==> flow/design.v <==
module riscv_pipe (
	input  wire        CLK,
	input  wire        RSTn,
	output wire [11:0] I_MEM_ADDR,
	input  wire [31:0] I_MEM_DI,
	output wire [11:0] D_MEM_ADDR,
	output wire [31:0] D_MEM_DOUT,
	input  wire [31:0] D_MEM_DI,
	output wire        D_MEM_WEN,
	output wire        RF_WE,
	output wire [4:0]  RF_WA,
	output wire [31:0] RF_WD,
	output wire        HALT
);
	wire [4:0]  ra1, ra2;
	wire [31:0] rd1, rd2;
	RISCV_TOP core (
		.CLK         (CLK),
		.RSTn        (RSTn),
		.I_MEM_CSN   (),
		.I_MEM_DI    (I_MEM_DI),
		.I_MEM_ADDR  (I_MEM_ADDR),
		.D_MEM_CSN   (),
		.D_MEM_DI    (D_MEM_DI),
		.D_MEM_DOUT  (D_MEM_DOUT),
		.D_MEM_ADDR  (D_MEM_ADDR),
		.D_MEM_WEN   (D_MEM_WEN),
		.D_MEM_BE    (),
		.RF_WE       (RF_WE),
		.RF_RA1      (ra1),
		.RF_RA2      (ra2),
		.RF_WA1      (RF_WA),
		.RF_RD1      (rd1),
		.RF_RD2      (rd2),
		.RF_WD       (RF_WD),
		.HALT        (HALT),
		.OUTPUT_PORT ()
	);
	REG_FILE #(
		.DWIDTH (32),
		.MDEPTH (32),
		.AWIDTH (5)
	) rf (
		.CLK  (CLK),
		.WE   (RF_WE),
		.RSTn (RSTn),
		.RA1  (ra1),
		.RA2  (ra2),
		.WA   (RF_WA),
		.WD   (RF_WD),
		.RD1  (rd1),
		.RD2  (rd2)
	);
endmodule
module RISCV_TOP (
	input wire CLK,
	input wire RSTn,
	output wire I_MEM_CSN,
	input wire [31:0] I_MEM_DI, 
	output reg [11:0] I_MEM_ADDR, 
	output wire D_MEM_CSN,
	input wire [31:0] D_MEM_DI,
	output wire [31:0] D_MEM_DOUT,
	output wire [11:0] D_MEM_ADDR, 
	output wire D_MEM_WEN,
	output wire [3:0] D_MEM_BE,
	output wire RF_WE,
	output wire [4:0] RF_RA1,
	output wire [4:0] RF_RA2,
	output wire [4:0] RF_WA1,
	input wire [31:0] RF_RD1,
	input wire [31:0] RF_RD2,
	output wire [31:0] RF_WD,
	output wire HALT,                    
	output wire [31:0] OUTPUT_PORT       
	);
	assign OUTPUT_PORT = RF_WD;
	reg [11:0] pc;
	reg [11:0] pc1;
	reg [11:0] pc2;
	wire [11:0] Added_pc;
	reg [11:0] Added_pc1;
	reg [11:0] Added_pc2;
	reg [31:0] Added_pc3;
	reg [11:0] nxt_pc;
	reg [31:0] inst;	
	reg [4:0] rd1;
	reg [4:0] rd2;
	reg [4:0] rd3;
	reg [31:0] immed;
	reg [11:0] immed1;	
	reg [31:0] A;
	reg [31:0] B;
	reg [31:0] rt1;
	reg [31:0] rt2;
	reg [31:0] result;
	reg [31:0] ALUOut;
	reg [31:0] preMEMOut;
	reg [31:0] MEMOut;
	reg [1:0] PCSrc;
	reg RegWrite1;
	reg RegWrite2;
	reg RegWrite; 
	reg [2:0] ASrc;
	reg [2:0] BSrc;
	reg [1:0] rtSrc;
	reg [3:0] ALUOP;
	reg [1:0] MEMOutSrc1;
	reg [1:0] MEMOutSrc;
	reg JAL;
	reg JAL1;
	reg JALR;
	reg JALR1;
	reg Branch;
	reg MEMWrite1;
	reg MEMWrite;
	reg LW;
	reg Stall;
	reg Finish;
	reg NOP1;
	reg NOP2;
	reg NOP3;
	reg NOP;
	assign HALT = ((inst == 32'h00008067) && (Finish == 1'b1))? 1'b1 : 1'b0;
	always @(posedge CLK) begin
		if (RSTn == 1'b0) pc <= 12'b0;
		else if (Stall == 1'b1) pc <= pc;
		else pc <= nxt_pc;
	end
	always @(posedge CLK) begin
		if (Stall == 1'b1) pc1 <= pc1;
		else pc1 <= pc;
	end
	always @(posedge CLK) begin
		pc2 <= pc1;
	end
	always @(posedge CLK) begin
		immed1 <= immed[11:0];
	end
	assign Added_pc = pc + 4;
	always @(posedge CLK) begin
		if (Stall == 1'b1) Added_pc1 <= Added_pc1;
		else Added_pc1 <= Added_pc;
	end
	always @(posedge CLK) begin
		Added_pc2 <= Added_pc1;
	end
	always @(posedge CLK) begin
		Added_pc3 <= {{21{Added_pc2[11]}},Added_pc2[10:0]};
	end
	always @(*) begin
		if ((JAL1 == 1'b1) || ((Branch == 1'b1) && (result[0] == 1'b1))) PCSrc = 2'b01;
		else if (JALR1 == 1'b1) PCSrc = 2'b10;
		else PCSrc = 2'b00;
	end
	always @(*) begin
		case (PCSrc)
			2'b01: nxt_pc = pc2 + immed1;
			2'b10: nxt_pc = result[11:0];
			default: nxt_pc = Added_pc;
		endcase
	end
	always @(*) I_MEM_ADDR = pc;
	assign I_MEM_CSN = ~RSTn;
	always @(posedge CLK) begin
		if (RSTn == 1'b0) begin
			inst <= 32'h00000013;
			NOP1 <= 1'b1;
		end
		else if ((JAL == 1'b1) || (JALR == 1'b1) || (JAL1 == 1'b1) || (JALR1 == 1'b1) || ((Branch == 1'b1) && (result[0] == 1'b1))) begin
			inst <= 32'h00000013;
			NOP1 <= 1'b1;
		end
		else if (Stall == 1'b1) begin
			inst <= inst;
			NOP1 <= NOP1;
		end
		else begin
			inst <= I_MEM_DI;
			NOP1 <= 1'b0;
		end
	end
	assign RF_RA1 = inst[19:15];
	assign RF_RA2 = inst[24:20];
	always @(posedge CLK) begin
		rd1 <= inst[11:7];
	end
	always @(posedge CLK) begin
		rd2 <= rd1;
	end
	always @(posedge CLK) begin
		rd3 <= rd2;
	end
	assign RF_WA1 = rd3;
	assign RF_WD = MEMOut;
	always @(*) begin
		if (((inst[6:0] == 7'b0010011) && (inst[14:12] != 3'b101) && (inst[14:12] != 3'b001)) || (inst[6:0] == 7'b0000011) || (inst[6:0] == 7'b1100111)) 
			immed = {{21{inst[31]}},inst[30:20]};
		else if (inst[6:0] == 7'b1100011) 
			immed = {{20{inst[31]}},inst[7],inst[30:25],inst[11:8],1'b0};
		else if (inst[6:0] == 7'b0100011) 
			immed = {{21{inst[31]}},inst[30:25],inst[11:8],inst[7]};
		else if (inst[6:0] == 7'b1101111) 
			immed = {{12{inst[31]}},inst[19:12],inst[20],inst[30:21],1'b0};
		else if ((inst[6:0] == 7'b0010011) && ((inst[14:12] == 3'b101) || (inst[14:12] == 3'b001))) 
			immed = {{28{inst[24]}},inst[23:20]};
		else 
			immed = {32{1'b0}};
	end
	assign RF_WE = RegWrite;
	always @(posedge CLK) begin
		if (RSTn == 1'b0) RegWrite2 <= 1'b0;
		else RegWrite2 <= RegWrite1;
	end
	always @(posedge CLK) begin
		if (RSTn == 1'b0) RegWrite <= 1'b0;
		else RegWrite <= RegWrite2;
	end
	always @(posedge CLK) begin
		if (RSTn == 1'b0) RegWrite1 <= 1'b0;
		else if ((inst[6:0] == 7'b1100011) || (inst[6:0] == 7'b0100011) || ((Branch == 1'b1) && (result[0] == 1'b1)) || (Stall == 1'b1)) RegWrite1 <= 1'b0;
		else RegWrite1 <= 1'b1;
	end
	always @(*) begin
		if (inst[6:0] == 7'b1100111) JALR = 1'b1;
		else JALR = 1'b0;
	end
	always @(posedge CLK) begin
		if ((RSTn == 1'b0) || ((Branch == 1'b1) && (result[0] == 1'b1)) || (Stall == 1'b1)) JALR1 <=1'b0;
		else JALR1 <= JALR;
	end
	always @(*) begin
		if (inst[6:0] == 7'b1101111) JAL = 1'b1;
		else JAL = 1'b0;
	end
	always @(posedge CLK) begin
		if ((RSTn == 1'b0) || ((Branch == 1'b1) && (result[0] == 1'b1)) || (Stall == 1'b1)) JAL1 <=1'b0;
		else JAL1 <= JAL;
	end
	always @(posedge CLK) begin
		if ((RSTn == 1'b1) && (inst[6:0] == 7'b1100011) && ((Branch == 1'b0) || (result[0] == 1'b0)) && (Stall == 1'b0)) Branch <= 1'b1;
		else Branch <= 1'b0;
	end
	always @(posedge CLK) begin
		if ((RSTn == 1'b1) && (inst[6:0] == 7'b0000011) && ((Branch == 1'b0) || (result[0] == 1'b0)) && (Stall == 1'b0)) LW <= 1'b1;
		else LW <= 1'b0;
	end
	always @(posedge CLK) begin
		if ((RSTn == 1'b1) && (inst == 32'h00c00093) && ((Branch == 1'b0) || (result[0] == 1'b0)) && (Stall == 1'b0)) Finish <= 1'b1;
		else Finish <= 1'b0;
	end
	always @(posedge CLK) begin
		if ((RSTn == 1'b0) || ((Branch == 1'b1) && (result[0] == 1'b1)) || (Stall == 1'b1)) NOP2 <= 1'b1;
		else NOP2 <= NOP1;
	end
	always @(posedge CLK) begin
		NOP3 <= NOP2;
	end
	always @(posedge CLK) begin
		NOP <= NOP3;
	end
	always @(*) begin
		if ((RegWrite1 == 1'b1) && (inst[19:15] == rd1) && (inst[19:15] != 5'b00000) && (inst[6:0] != 7'b1101111) && (LW == 1'b1)) Stall = 1'b1;
		else if ((RegWrite1 == 1'b1) && (inst[24:20] == rd1) && (inst[24:20] != 5'b00000) && ((inst[6:0] == 7'b0100011) || (inst[6:0] == 7'b0110011) || (inst[6:0] == 7'b1100011)) && (LW == 1'b1)) Stall = 1'b1;
		else Stall = 1'b0;
	end
	always @(*) begin
		if ((RegWrite1 == 1'b1) && (inst[19:15] == rd1) && (inst[19:15] != 5'b00000) && (inst[6:0] != 7'b1101111) && (JAL1 != 1'b1) && (JALR1 != 1'b1)) ASrc = 3'b001;
		else if ((RegWrite2 == 1'b1) && (inst[19:15] == rd2) && (inst[19:15] != 5'b00000) && (inst[6:0] != 7'b1101111)) ASrc = 3'b010;
		else if ((RegWrite == 1'b1) && (inst[19:15] == rd3) && (inst[19:15] != 5'b00000) && (inst[6:0] != 7'b1101111)) ASrc = 3'b011;
		else if((RegWrite1 == 1'b1) && (inst[19:15] == rd1) && (inst[19:15] != 5'b00000) && (inst[6:0] != 7'b1101111) && ((JAL1 == 1'b1) || (JALR1 == 1'b1))) ASrc = 3'b100;
		else ASrc = 3'b000;
	end
	always @(*) begin
		if ((RegWrite1 == 1'b1) && (inst[24:20] == rd1) && (inst[24:20] != 5'b00000) && ((inst[6:0] == 7'b0110011) || (inst[6:0] == 7'b1100011)) && (JAL1 != 1'b1) && (JALR1 != 1'b1)) BSrc = 3'b010;
		else if ((RegWrite2 == 1'b1) && (inst[24:20] == rd2) && (inst[24:20] != 5'b00000) && ((inst[6:0] == 7'b0110011) || (inst[6:0] == 7'b1100011))) BSrc = 3'b011;
		else if ((RegWrite == 1'b1) && (inst[24:20] == rd3) && (inst[24:20] != 5'b00000) && ((inst[6:0] == 7'b0110011) || (inst[6:0] == 7'b1100011))) BSrc = 3'b100;
		else if ((RegWrite1 == 1'b1) && (inst[24:20] == rd1) && (inst[24:20] != 5'b00000) && ((inst[6:0] == 7'b0110011) || (inst[6:0] == 7'b1100011)) && ((JAL1 == 1'b1) || (JALR1 == 1'b1))) BSrc = 3'b101;
		else if ((inst[6:0] == 7'b0110011) || (inst[6:0] == 7'b1100011)) BSrc = 3'b000;
		else BSrc = 3'b001;	
	end
	always @(*) begin
		if ((RegWrite1 == 1'b1) && (inst[24:20] == rd1) && (inst[24:20] != 5'b00000)) rtSrc = 2'b01;
		else if ((RegWrite2 == 1'b1) && (inst[24:20] == rd2) && (inst[24:20] != 5'b00000)) rtSrc = 2'b10;
		else if ((RegWrite == 1'b1) && (inst[24:20] == rd3) && (inst[24:20] != 5'b00000)) rtSrc = 2'b11;
		else rtSrc = 2'b00;	
	end
	always @(posedge CLK) begin
		case (ASrc)
			3'b000: A <= RF_RD1;		
			3'b001: A <= result;
			3'b010: A <= preMEMOut;
			3'b011: A <= MEMOut;
			default: A <= Added_pc2;
		endcase
	end
	always @(posedge CLK) begin
		case (BSrc)
			3'b000: B <= RF_RD2;	
			3'b001: B <= immed;		
			3'b010: B <= result;
			3'b011: B <= preMEMOut;
			3'b100: B <= MEMOut;
			default: B <= Added_pc2;
		endcase
	end
	always @(posedge CLK) begin
		case (rtSrc)
			2'b00: rt1 <= RF_RD2;		
			2'b01: rt1 <= result;
			2'b10: rt1 <= preMEMOut;
			default: rt1 <= MEMOut;
		endcase
	end
	always @(posedge CLK) begin
		rt2 <= rt1;
	end
	always @(posedge CLK) begin
		if ((inst[6:0] == 7'b1101111) || (inst[6:0] == 7'b0000011) || (inst[6:0] == 7'b0100011) || ((inst[6:0] == 7'b0110011) && (inst[14:12] == 3'b000) && (inst[30] == 1'b0)) || ((inst[6:0] == 7'b0010011) && (inst[14:12] == 3'b000)))              
			ALUOP <= 4'b0000;
		else if ((inst[6:0] == 7'b0110011) && (inst[14:12] == 3'b000)  && (inst[30] == 1'b1))
			ALUOP <= 4'b0001;
		else if (((inst[6:0] == 7'b0110011) && (inst[14:12] == 3'b111)) || ((inst[6:0] == 7'b0010011) && (inst[14:12] == 3'b111))) 
			ALUOP <= 4'b0010;
		else if (((inst[6:0] == 7'b0110011) && (inst[14:12] == 3'b110)) || ((inst[6:0] == 7'b0010011) && (inst[14:12] == 3'b110))) 
			ALUOP <= 4'b0011;
		else if (((inst[6:0] == 7'b0110011) && (inst[14:12] == 3'b100)) || ((inst[6:0] == 7'b0010011) && (inst[14:12] == 3'b100))) 
			ALUOP <= 4'b0100;
		else if (((inst[6:0] == 7'b0110011) && (inst[14:12] == 3'b010)) || ((inst[6:0] == 7'b0010011) && (inst[14:12] == 3'b010)) || ((inst[6:0] == 7'b1100011) && (inst[14:12] == 3'b100))) 
			ALUOP <= 4'b0101;
		else if (((inst[6:0] == 7'b0110011) && (inst[14:12] == 3'b011)) || ((inst[6:0] == 7'b0010011) && (inst[14:12] == 3'b011)) || ((inst[6:0] == 7'b1100011) && (inst[14:12] == 3'b110))) 
			ALUOP <= 4'b0110;
		else if (((inst[6:0] == 7'b0110011) && (inst[14:12] == 3'b101) && (inst[30] == 1'b1)) || ((inst[6:0] == 7'b0010011) && (inst[14:12] == 3'b101) && (inst[30] == 1'b1)))              
			ALUOP <= 4'b0111;
		else if (((inst[6:0] == 7'b0110011) && (inst[14:12] == 3'b101) && (inst[30] == 1'b0)) || ((inst[6:0] == 7'b0010011) && (inst[14:12] == 3'b101) && (inst[30] == 1'b0)))              
			ALUOP <= 4'b1000;
		else if (((inst[6:0] == 7'b0110011) && (inst[14:12] == 3'b001)) || ((inst[6:0] == 7'b0010011) && (inst[14:12] == 3'b001)))              
			ALUOP <= 4'b1001;
		else if ((inst[6:0] == 7'b1100011) && (inst[14:12] == 3'b000)) 
			ALUOP <= 4'b1010;
		else if ((inst[6:0] == 7'b1100011) && (inst[14:12] == 3'b001)) 
			ALUOP <= 4'b1011;
		else if ((inst[6:0] == 7'b1100011) && (inst[14:12] == 3'b101)) 
			ALUOP <= 4'b1100;
		else if ((inst[6:0] == 7'b1100011) && (inst[14:12] == 3'b111)) 
			ALUOP <= 4'b1101;
		else if (inst[6:0] == 7'b1100111)
			ALUOP <= 4'b1110;
		else 
			ALUOP <= 4'b1111;
	end
	always @(*) begin
		case (ALUOP)
			4'b0000 : result = A + B;
			4'b0001 : result = A - B;
			4'b0010 : result = A & B;
			4'b0011 : result = A | B;
			4'b0100 : result = A ^ B;
			4'b0101 : result = $signed(A) < $signed(B);
			4'b0110 : result = A < B;
			4'b0111 : result = $signed(A) >>> B[4:0];
			4'b1000 : result = A >> B[4:0];
			4'b1001 : result = A << B[4:0];
			4'b1010 : result = A == B;
			4'b1011 : result = A != B;
			4'b1100 : result = $signed(A) >= $signed(B);
			4'b1101 : result = A >= B;
			4'b1110 : result = (A + B) & 32'hfffffffe;
			default : result = 0;
		endcase
	end
	always @(posedge CLK) begin
		ALUOut <= result;
	end
	assign D_MEM_ADDR = ALUOut[11:0];
	assign D_MEM_DOUT = rt2;
	assign D_MEM_CSN = ~RSTn;
	assign D_MEM_WEN = ~MEMWrite;
	assign D_MEM_BE = 4'b1111;
	always @(posedge CLK) begin
		if ((RSTn == 1'b1) && (inst[6:0] == 7'b0100011) && ((Branch == 1'b0) || (result[0] == 1'b0)) && (Stall == 1'b0)) MEMWrite1 <= 1'b1;
		else MEMWrite1 <= 1'b0;
	end
	always @(posedge CLK) begin
		if (RSTn == 1'b0) MEMWrite <= 1'b0;
		else MEMWrite <= MEMWrite1;
	end
	always @(posedge CLK)begin
		if ((inst[6:0] == 7'b1101111) || (inst[6:0] == 7'b1100111)) MEMOutSrc1 <= 2'b10;
		else if (inst[6:0] == 7'b0000011) MEMOutSrc1 <= 2'b01;
		else MEMOutSrc1 <= 2'b00;
	end 
	always @(posedge CLK) begin
		MEMOutSrc <= MEMOutSrc1;
	end
	always @(*) begin
		case (MEMOutSrc)
			2'b00: preMEMOut = ALUOut;		
			2'b01: preMEMOut = D_MEM_DI;
			default: preMEMOut = Added_pc3;
		endcase
	end
	always @(posedge CLK) begin
		MEMOut <= preMEMOut;
	end
endmodule 
module REG_FILE #(
	parameter DWIDTH = 32,
	parameter MDEPTH = 32,
	parameter AWIDTH = 5
)  (
	input wire CLK,
	input wire WE,
	input wire RSTn,
	input wire [AWIDTH-1:0] RA1, RA2, WA,
	input wire [DWIDTH-1:0] WD,
	output wire [DWIDTH-1:0] RD1, RD2
);
	reg [DWIDTH-1:0] RF [MDEPTH-1:0];
	assign RD1 = RF[RA1];
	assign RD2 = RF[RA2];
	always @(posedge CLK)
	begin
		if (~RSTn)
    		begin
			RF[0] <= 32'b0;
			RF[2] <= 32'hF00;
			RF[3] <= 32'h100;
			RF[1] <= 32'b0;
			RF[4] <= 32'b0;
			RF[5] <= 32'b0;
			RF[6] <= 32'b0;
			RF[7] <= 32'b0;
			RF[8] <= 32'b0;
			RF[9] <= 32'b0;
			RF[10] <= 32'b0;
			RF[11] <= 32'b0;
			RF[12] <= 32'b0;
			RF[13] <= 32'b0;
			RF[14] <= 32'b0;
			RF[15] <= 32'b0;
			RF[16] <= 32'b0;
			RF[17] <= 32'b0;
			RF[18] <= 32'b0;
			RF[19] <= 32'b0;
			RF[20] <= 32'b0;
			RF[21] <= 32'b0;
			RF[22] <= 32'b0;
			RF[23] <= 32'b0;
			RF[24] <= 32'b0;
			RF[25] <= 32'b0;
			RF[26] <= 32'b0;
			RF[27] <= 32'b0;
			RF[28] <= 32'b0;
			RF[29] <= 32'b0;
			RF[30] <= 32'b0;
			RF[31] <= 32'b0;
		end
		else if(WE && (WA != {AWIDTH{1'b0}}))
		begin
        		RF[WA] <= WD;
    		end
	end
endmodule
-- Reports on riscv_pipe
Each step is given for the RTL above and for the edited RTL.
"before" refers to lines of the RTL above, "after" to lines of the edited file.
"difference" is "after" less "before", of the values as shown.
Operators: Yosys type, input widths -> output width; for muxes data width and select width s.
Cell names lack the library's common part.
Not given: n/a
- top module: riscv_pipe
- clock input: CLK
- cell library: sky130hd
- timing corner: tt_025C_1v80

-- The edit
The edit as a unified diff against the file above.
The edit is scripted: it alters the design's behaviour and was not made to optimise anything.
begin of diff
@@ -146,7 +146,5 @@
 		Added_pc2 <= Added_pc1;
 	end
-	always @(posedge CLK) begin
-		Added_pc3 <= {{21{Added_pc2[11]}},Added_pc2[10:0]};
-	end
+	always @(*) Added_pc3 = {{21{Added_pc2[11]}},Added_pc2[10:0]};
 	always @(*) begin
 		if ((JAL1 == 1'b1) || ((Branch == 1'b1) && (result[0] == 1'b1))) PCSrc = 2'b01;
end of diff

-- Word level
Counts by Yosys on the flattened word-level netlist (proc, flatten, opt, wreduce; memories kept). Print and check cells are left out.
Yosys's memory passes give these memory sizes; they may raise the number of words (mostly to a power of two), join words into wider ones and drop unused or constant bits.
- word-level totals (element ; before ; after ; difference):
    flip-flop bits (word level) ; 341 ; 329 ; -12
    memory bits (writable) ; 1024 ; 1024 ; 0
    memory cells ; 1 ; 1 ; 0
    input port bits ; 66 ; 66 ; 0
    output and inout bits ; 96 ; 96 ; 0
- operators by class (element ; before ; after ; difference):
    add/sub/neg operators ; 4 ; 4 ; 0
    $lt $le $gt $ge ; 4 ; 4 ; 0
    equal/unequal tests ; 53 ; 53 ; 0
    shift operators ; 3 ; 3 ; 0
    mux-type cells ; 61 ; 61 ; 0
    bitwise gates (word level) ; 11 ; 11 ; 0
    reductions and logical operators ; 119 ; 119 ; 0
- operators with widths (cell ; before ; after ; difference):
    $logic_and 1x1->1 ; 73 ; 73 ; 0
    $logic_or 1x1->1 ; 33 ; 33 ; 0
    $mux 1 ; 17 ; 17 ; 0
    $mux 3 ; 12 ; 12 ; 0
    $not 1->1 ; 8 ; 8 ; 0
    $eq 4x4->1 const B ; 7 ; 7 ; 0
    $mux 2 ; 7 ; 7 ; 0
    $mux 32 ; 7 ; 7 ; 0
    $eq 3x2->1 const B ; 6 ; 6 ; 0
    $eq 5x5->1 ; 6 ; 6 ; 0
    $mux 4 ; 6 ; 6 ; 0
    $mux 5 ; 6 ; 6 ; 0
    $eq 3x3->1 const B ; 5 ; 5 ; 0
    $eq 4x3->1 const B ; 4 ; 4 ; 0
    $eq 2x1->1 const B ; 3 ; 3 ; 0
    $eq 3x1->1 const B ; 3 ; 3 ; 0
    $eq 7x7->1 const B ; 3 ; 3 ; 0
    $logic_not 3->1 ; 3 ; 3 ; 0
    $reduce_bool 5->1 ; 3 ; 3 ; 0
    $eq 2x2->1 const B ; 2 ; 2 ; 0
    $eq 4x2->1 const B ; 2 ; 2 ; 0
    $eq 7x6->1 const B ; 2 ; 2 ; 0
    $ge 32x32->1 ; 2 ; 2 ; 0
    $logic_not 2->1 ; 2 ; 2 ; 0
    $lt 32x32->1 ; 2 ; 2 ; 0
    $reduce_or 2->1 ; 2 ; 2 ; 0
    $add 12x12->12 ; 1 ; 1 ; 0
    $add 12x3->12 const B ; 1 ; 1 ; 0
Not every row of either side is listed.

-- Logic depth
Longest topological path by Yosys (ltp), each cell counted once; first at word level (registers and memories cut), then after technology mapping (sequential cells cut; the memories' decode and read muxes count).
- logic depth (element ; before ; after ; difference):
    word-level depth ; 15 ; 15 ; 0
    ABC_AREA ; 0 ; 0 ; n/a
    mapped depth ; 19 ; 18 ; -1
    depth with buffers taken out ; 14 ; 13 ; -1

-- Mapped cells and area
Yosys stat after the flow's synthesis: flattened, memories mapped to cells. It holds for the ABC_AREA given above (unset counts as 0); a run with the other value may have another netlist.
- mapped netlist (element ; before ; after ; difference):
    mapped cells ; 5829 ; 5902 ; +73
    mapped area (um^2) ; 76254.4 ; 76809.9 ; +555.5
    flip-flop cells ; 1382 ; 1370 ; -12
- cells by type (type ; before ; after ; difference):
    mux2i_1 ; 80 ; 130 ; +50
    a21oi_1 ; 236 ; 187 ; -49
    buf_2 ; 21 ; 64 ; +43
    buf_1 ; 84 ; 45 ; -39
    mux2_2 ; 59 ; 20 ; -39
    a222oi_1 ; 32 ; 2 ; -30
    a221oi_1 ; 24 ; 47 ; +23
    o21ai_0 ; 148 ; 168 ; +20
    o21a_1 ; 14 ; 31 ; +17
    nor2_1 ; 303 ; 287 ; -16
    nand2_1 ; 270 ; 285 ; +15
    dfxtp_1 ; 336 ; 324 ; -12
    and2_1 ; 999 ; 1010 ; +11
    a211oi_1 ; 76 ; 87 ; +11
    a22oi_1 ; 21 ; 32 ; +11
    mux4_2 ; 688 ; 698 ; +10
    o21ai_1 ; 9 ; 19 ; +10
    o211ai_1 ; 54 ; 46 ; -8
Not every row of either side is listed.
The figures by module come from a second, unflattened synthesis with its own total; it is not the netlist above.
- second synthesis, totals (element ; before ; after ; difference):
    cells (unflattened synthesis) ; 7287 ; 7367 ; +80
    area (unflattened synthesis) (um^2) ; 77827.1 ; 78260.1 ; +433.0
Each row is one instance without its submodules.
- modules, before (module ; times used ; cells ; area (um^2) ; seq. area (um^2)):
    REG_FILE ; 1 ; 4610 ; 55649.6 ; 30749.5
    RISCV_TOP ; 1 ; 2677 ; 22177.5 ; 7186.9
    riscv_pipe ; 1 ; 0 ; 0.0 ; 0.0
- modules, after (module ; times used ; cells ; area (um^2) ; seq. area (um^2)):
    REG_FILE ; 1 ; 4610 ; 55649.6 ; 30749.5
    RISCV_TOP ; 1 ; 2757 ; 22610.4 ; 6946.7
    riscv_pipe ; 1 ; 0 ; 0.0 ; 0.0

-- Timing after synthesis
OpenSTA on the mapped netlist: ideal clock, no wires. The path of least setup slack (recovery checks aside). Input and output delay are each 20% of the period. Register names are those of the netlist, which keeps one name where synthesis merged equal registers.
- timing path post-synthesis (element ; before ; after ; difference):
    kind ; input to register ; input to register ; n/a
    from ; in RSTn ; in RSTn ; n/a
    to ; mem rf.RF[30][0] ; mem rf.RF[30][0] ; n/a
    clock period (ns) ; 6.5 ; 6.5 ; 0.0
    input delay (ns) ; 1.300 ; 1.300 ; 0.000
    time at the first pin (ns) ; 1.300 ; 1.300 ; 0.000
    arrival (ns) ; 4.099 ; 4.230 ; +0.131
    data required time (ns) ; 6.034 ; 6.034 ; 0.000
    path slack (ns) ; 1.935 ; 1.805 ; -0.130
    path delay (ns) ; 3.265 ; 3.396 ; +0.131
    stages on the path ; 4 ; 6 ; +2
    buffers on the path ; 2 ; 2 ; 0
    period reached after synthesis (ns) ; 4.565 ; 4.695 ; +0.130
"path delay" = arrival - input delay + setup time.
"stages on the path" counts driving pins, that of a launching flip-flop among them; a cell with two outputs on the path counts twice.
"period reached after synthesis" is the clock period less the worst setup slack; recovery checks do not enter. This is arithmetic on one report: input and output delays are still those of the set period (20% each).
The rows between start and end are the longest chain of elaborated cells between them; the timing report does not say that the signal goes this way. Where chains are equally long, one stands for them.
Each line given opens the expression or statement behind the cell; cells for indexed reads and writes are added by Yosys, which also makes memories of some case tables.
before: Only ways into the end's enable, where the timed path ends, are counted here.
Between the ends, post-synthesis, before:
- path through: nand4b_1 -> clkbuf_1 -> clkbuf_1 -> o21ai_0
- length of the longest elaborated chain at 1
- noted elaborated cells on any way between the ends: 3
- RTL lines with such cells: 1
- RTL lines, path post-synthesis, before (element ; RTL line ; RTL):
    start: declaration ; 3 ; input wire RSTn,
    $mux 5 ; 424 ; if (~RSTn)
    end: declaration ; 419 ; reg [DWIDTH-1:0] RF [MDEPTH-1:0];
after: Only ways into the end's enable, where the timed path ends, are counted here.
Between the ends, post-synthesis, after:
- path through: nand2_1 -> nor2_1 -> nand2_1 -> clkbuf_1 -> clkbuf_1 -> o21ai_0
- length of the longest elaborated chain at 1
- noted elaborated cells on any way between the ends: 3
- RTL lines with such cells: 1
- RTL lines, path post-synthesis, after (element ; RTL line ; RTL):
    start: declaration ; 3 ; input wire RSTn,
    $mux 5 ; 422 ; if (~RSTn)
    end: declaration ; 417 ; reg [DWIDTH-1:0] RF [MDEPTH-1:0];

-- Path in the finished layout
Path of least setup slack in the final report of the runs of set A (OpenROAD, finished layout, wires in). Where an end is a register, its clock arrival counts in the times.
- timing path post-layout (element ; before ; after ; difference):
    kind ; register to register ; register to output ; n/a
    from ; reg core.B[0] ; reg core.inst[6] ; n/a
    to ; reg core.pc[1] ; out HALT ; n/a
    clock period (ns) ; 5.3 ; 5.3 ; 0.0
    external output delay (ns) ; n/a ; 1.06 ; n/a
    time at the first pin (ns) ; 0.81 ; 0.79 ; -0.02
    arrival (ns) ; 5.39 ; 3.82 ; -1.57
    data required time (ns) ; 5.95 ; 4.24 ; -1.71
    path slack (ns) ; 0.56 ; 0.42 ; -0.14
    stages on the path ; 13 ; 7 ; -6
    buffers on the path ; 2 ; 1 ; -1
The rows between start and end are the longest chain of elaborated cells between them; the timing report does not say that the signal goes this way. Where chains are equally long, one stands for them.
A register here has more assigning lines than the two given.
Between the ends, post-layout, before:
- path through: dfxtp_2 -> buf_4 -> buf_4 -> mux4_1 -> mux2_2 -> and4_1 -> nor4_1 -> nand4b_1 -> a21oi_2 -> a21boi_2 -> or2_1 -> a2111oi_0 -> a311oi_1
- length of the longest elaborated chain at 7
- noted elaborated cells on any way between the ends: 21
- RTL lines, path post-layout, before (element ; RTL line ; RTL):
    start: declaration ; 93 ; reg [31:0] B;
    start: assignment ; 300 ; 3'b001: B <= immed;
    start: assignment ; 301 ; 3'b010: B <= result;
    $ge 32x32->1 ; 367 ; 4'b1101 : result = A >= B;
    $pmux 32 s15 ; 353 ; case (ALUOP)
    $logic_and 1x1->1 ; 152 ; if ((JAL1 == 1'b1) || ((Branch == 1'b1) && (result[0] == 1'b1))) PCSrc = 2'b01;
    $logic_or 1x1->1 ; 152 ;
    $mux 2 ; 152 ;
    $eq 2x2->1 ; 157 ; case (PCSrc)
    $pmux 12 s2 ; 157 ;
    end: assignment ; 127 ; else if (Stall == 1'b1) pc <= pc;
    end: assignment ; 128 ; else pc <= nxt_pc;
    end: declaration ; 78 ; reg [11:0] pc;
Between the ends, post-layout, after:
- path through: dfxtp_1 -> nand3_1 -> or2_2 -> inv_1 -> nand2_1 -> nor4_1 -> clkdlybuf4s50_1
- length of the longest elaborated chain at 3
- noted elaborated cells on any way between the ends: 3
- RTL lines with such cells: 1
- RTL lines, path post-layout, after (element ; RTL line ; RTL):
    start: declaration ; 86 ; reg [31:0] inst;
    start: assignment ; 165 ; inst <= 32'h00000013;
    start: assignment ; 173 ; inst <= inst;
    $eq 32x16->1 ; 124 ; assign HALT = ((inst == 32'h00008067) && (Finish == 1'b1))? 1'b1 : 1'b0;
    $logic_and 1x1->1 ; 124 ;
    $mux 1 ; 124 ;
    end: declaration ; 13 ; output wire HALT

-- Layout results
Both versions went through the flow (Yosys, OpenROAD) with the same settings in each pair. Constraints: input delay and output delay 20% of the set period each, output load 0.01 pF.
Flow settings, set A:
- CORE_UTILIZATION at 40
- noted period_ns: 5.3
- CAP_MARGIN at 20
- CORE_MARGIN: 2
- SLEW_MARGIN: 20
- final reports, set A (element ; before ; after ; difference):
    netlist area reported by Yosys (um^2) ; 76254.4 ; 76809.9 ; +555.5
    area inside the die boundary (um^2) ; 194146.0 ; 195545.0 ; +1399.0
    area of the standard cells in the finished layout (um^2) ; 86965.9 ; 87418.8 ; +452.9
    final design utilization (%) ; 45.8 ; 45.9 ; +0.1
    worst setup slack after layout (ns) ; 0.565 ; 0.418 ; -0.147
    total negative slack (ns) ; 0.000 ; 0.000 ; 0.000
    worst hold slack in the final report (ns) ; 0.322 ; 0.323 ; +0.001
    total power after layout (µW) ; 29778 ; 29876 ; +98
    clock period achieved (ns) ; 4.735 ; 4.882 ; +0.147
Flow settings, set B:
- CAP_MARGIN at 25
- CORE_MARGIN: 5
- CORE_UTILIZATION at 46
- noted CTS_CLUSTER_DIAMETER: 191
- MAX_ROUTING_LAYER: met5
- PLACE_DENSITY at 0.37
- SETUP_SLACK_MARGIN at 0.01
- noted period_ns: 7.32
- SLEW_MARGIN: 20
- final reports, set B (element ; before ; after ; difference):
    netlist area reported by Yosys (um^2) ; 76254.4 ; 76809.9 ; +555.5
    area inside the die boundary (um^2) ; 174014.0 ; 175251.0 ; +1237.0
    area of the standard cells in the finished layout (um^2) ; 85972.5 ; 86471.7 ; +499.2
    final design utilization (%) ; 52.2 ; 51.9 ; -0.3
    worst setup slack after layout (ns) ; 2.195 ; 2.039 ; -0.156
    total negative slack (ns) ; 0.000 ; 0.000 ; 0.000
    worst hold slack in the final report (ns) ; 0.324 ; 0.325 ; +0.001
    total power after layout (µW) ; 21409 ; 21644 ; +235
    clock period achieved (ns) ; 5.125 ; 5.281 ; +0.156
"clock period achieved" = clock period - worst setup slack. The figure is calculated, with input and output delays left at 20% of the set period.
"total power after layout" is the tool's figure for a default switching activity; nothing was simulated.
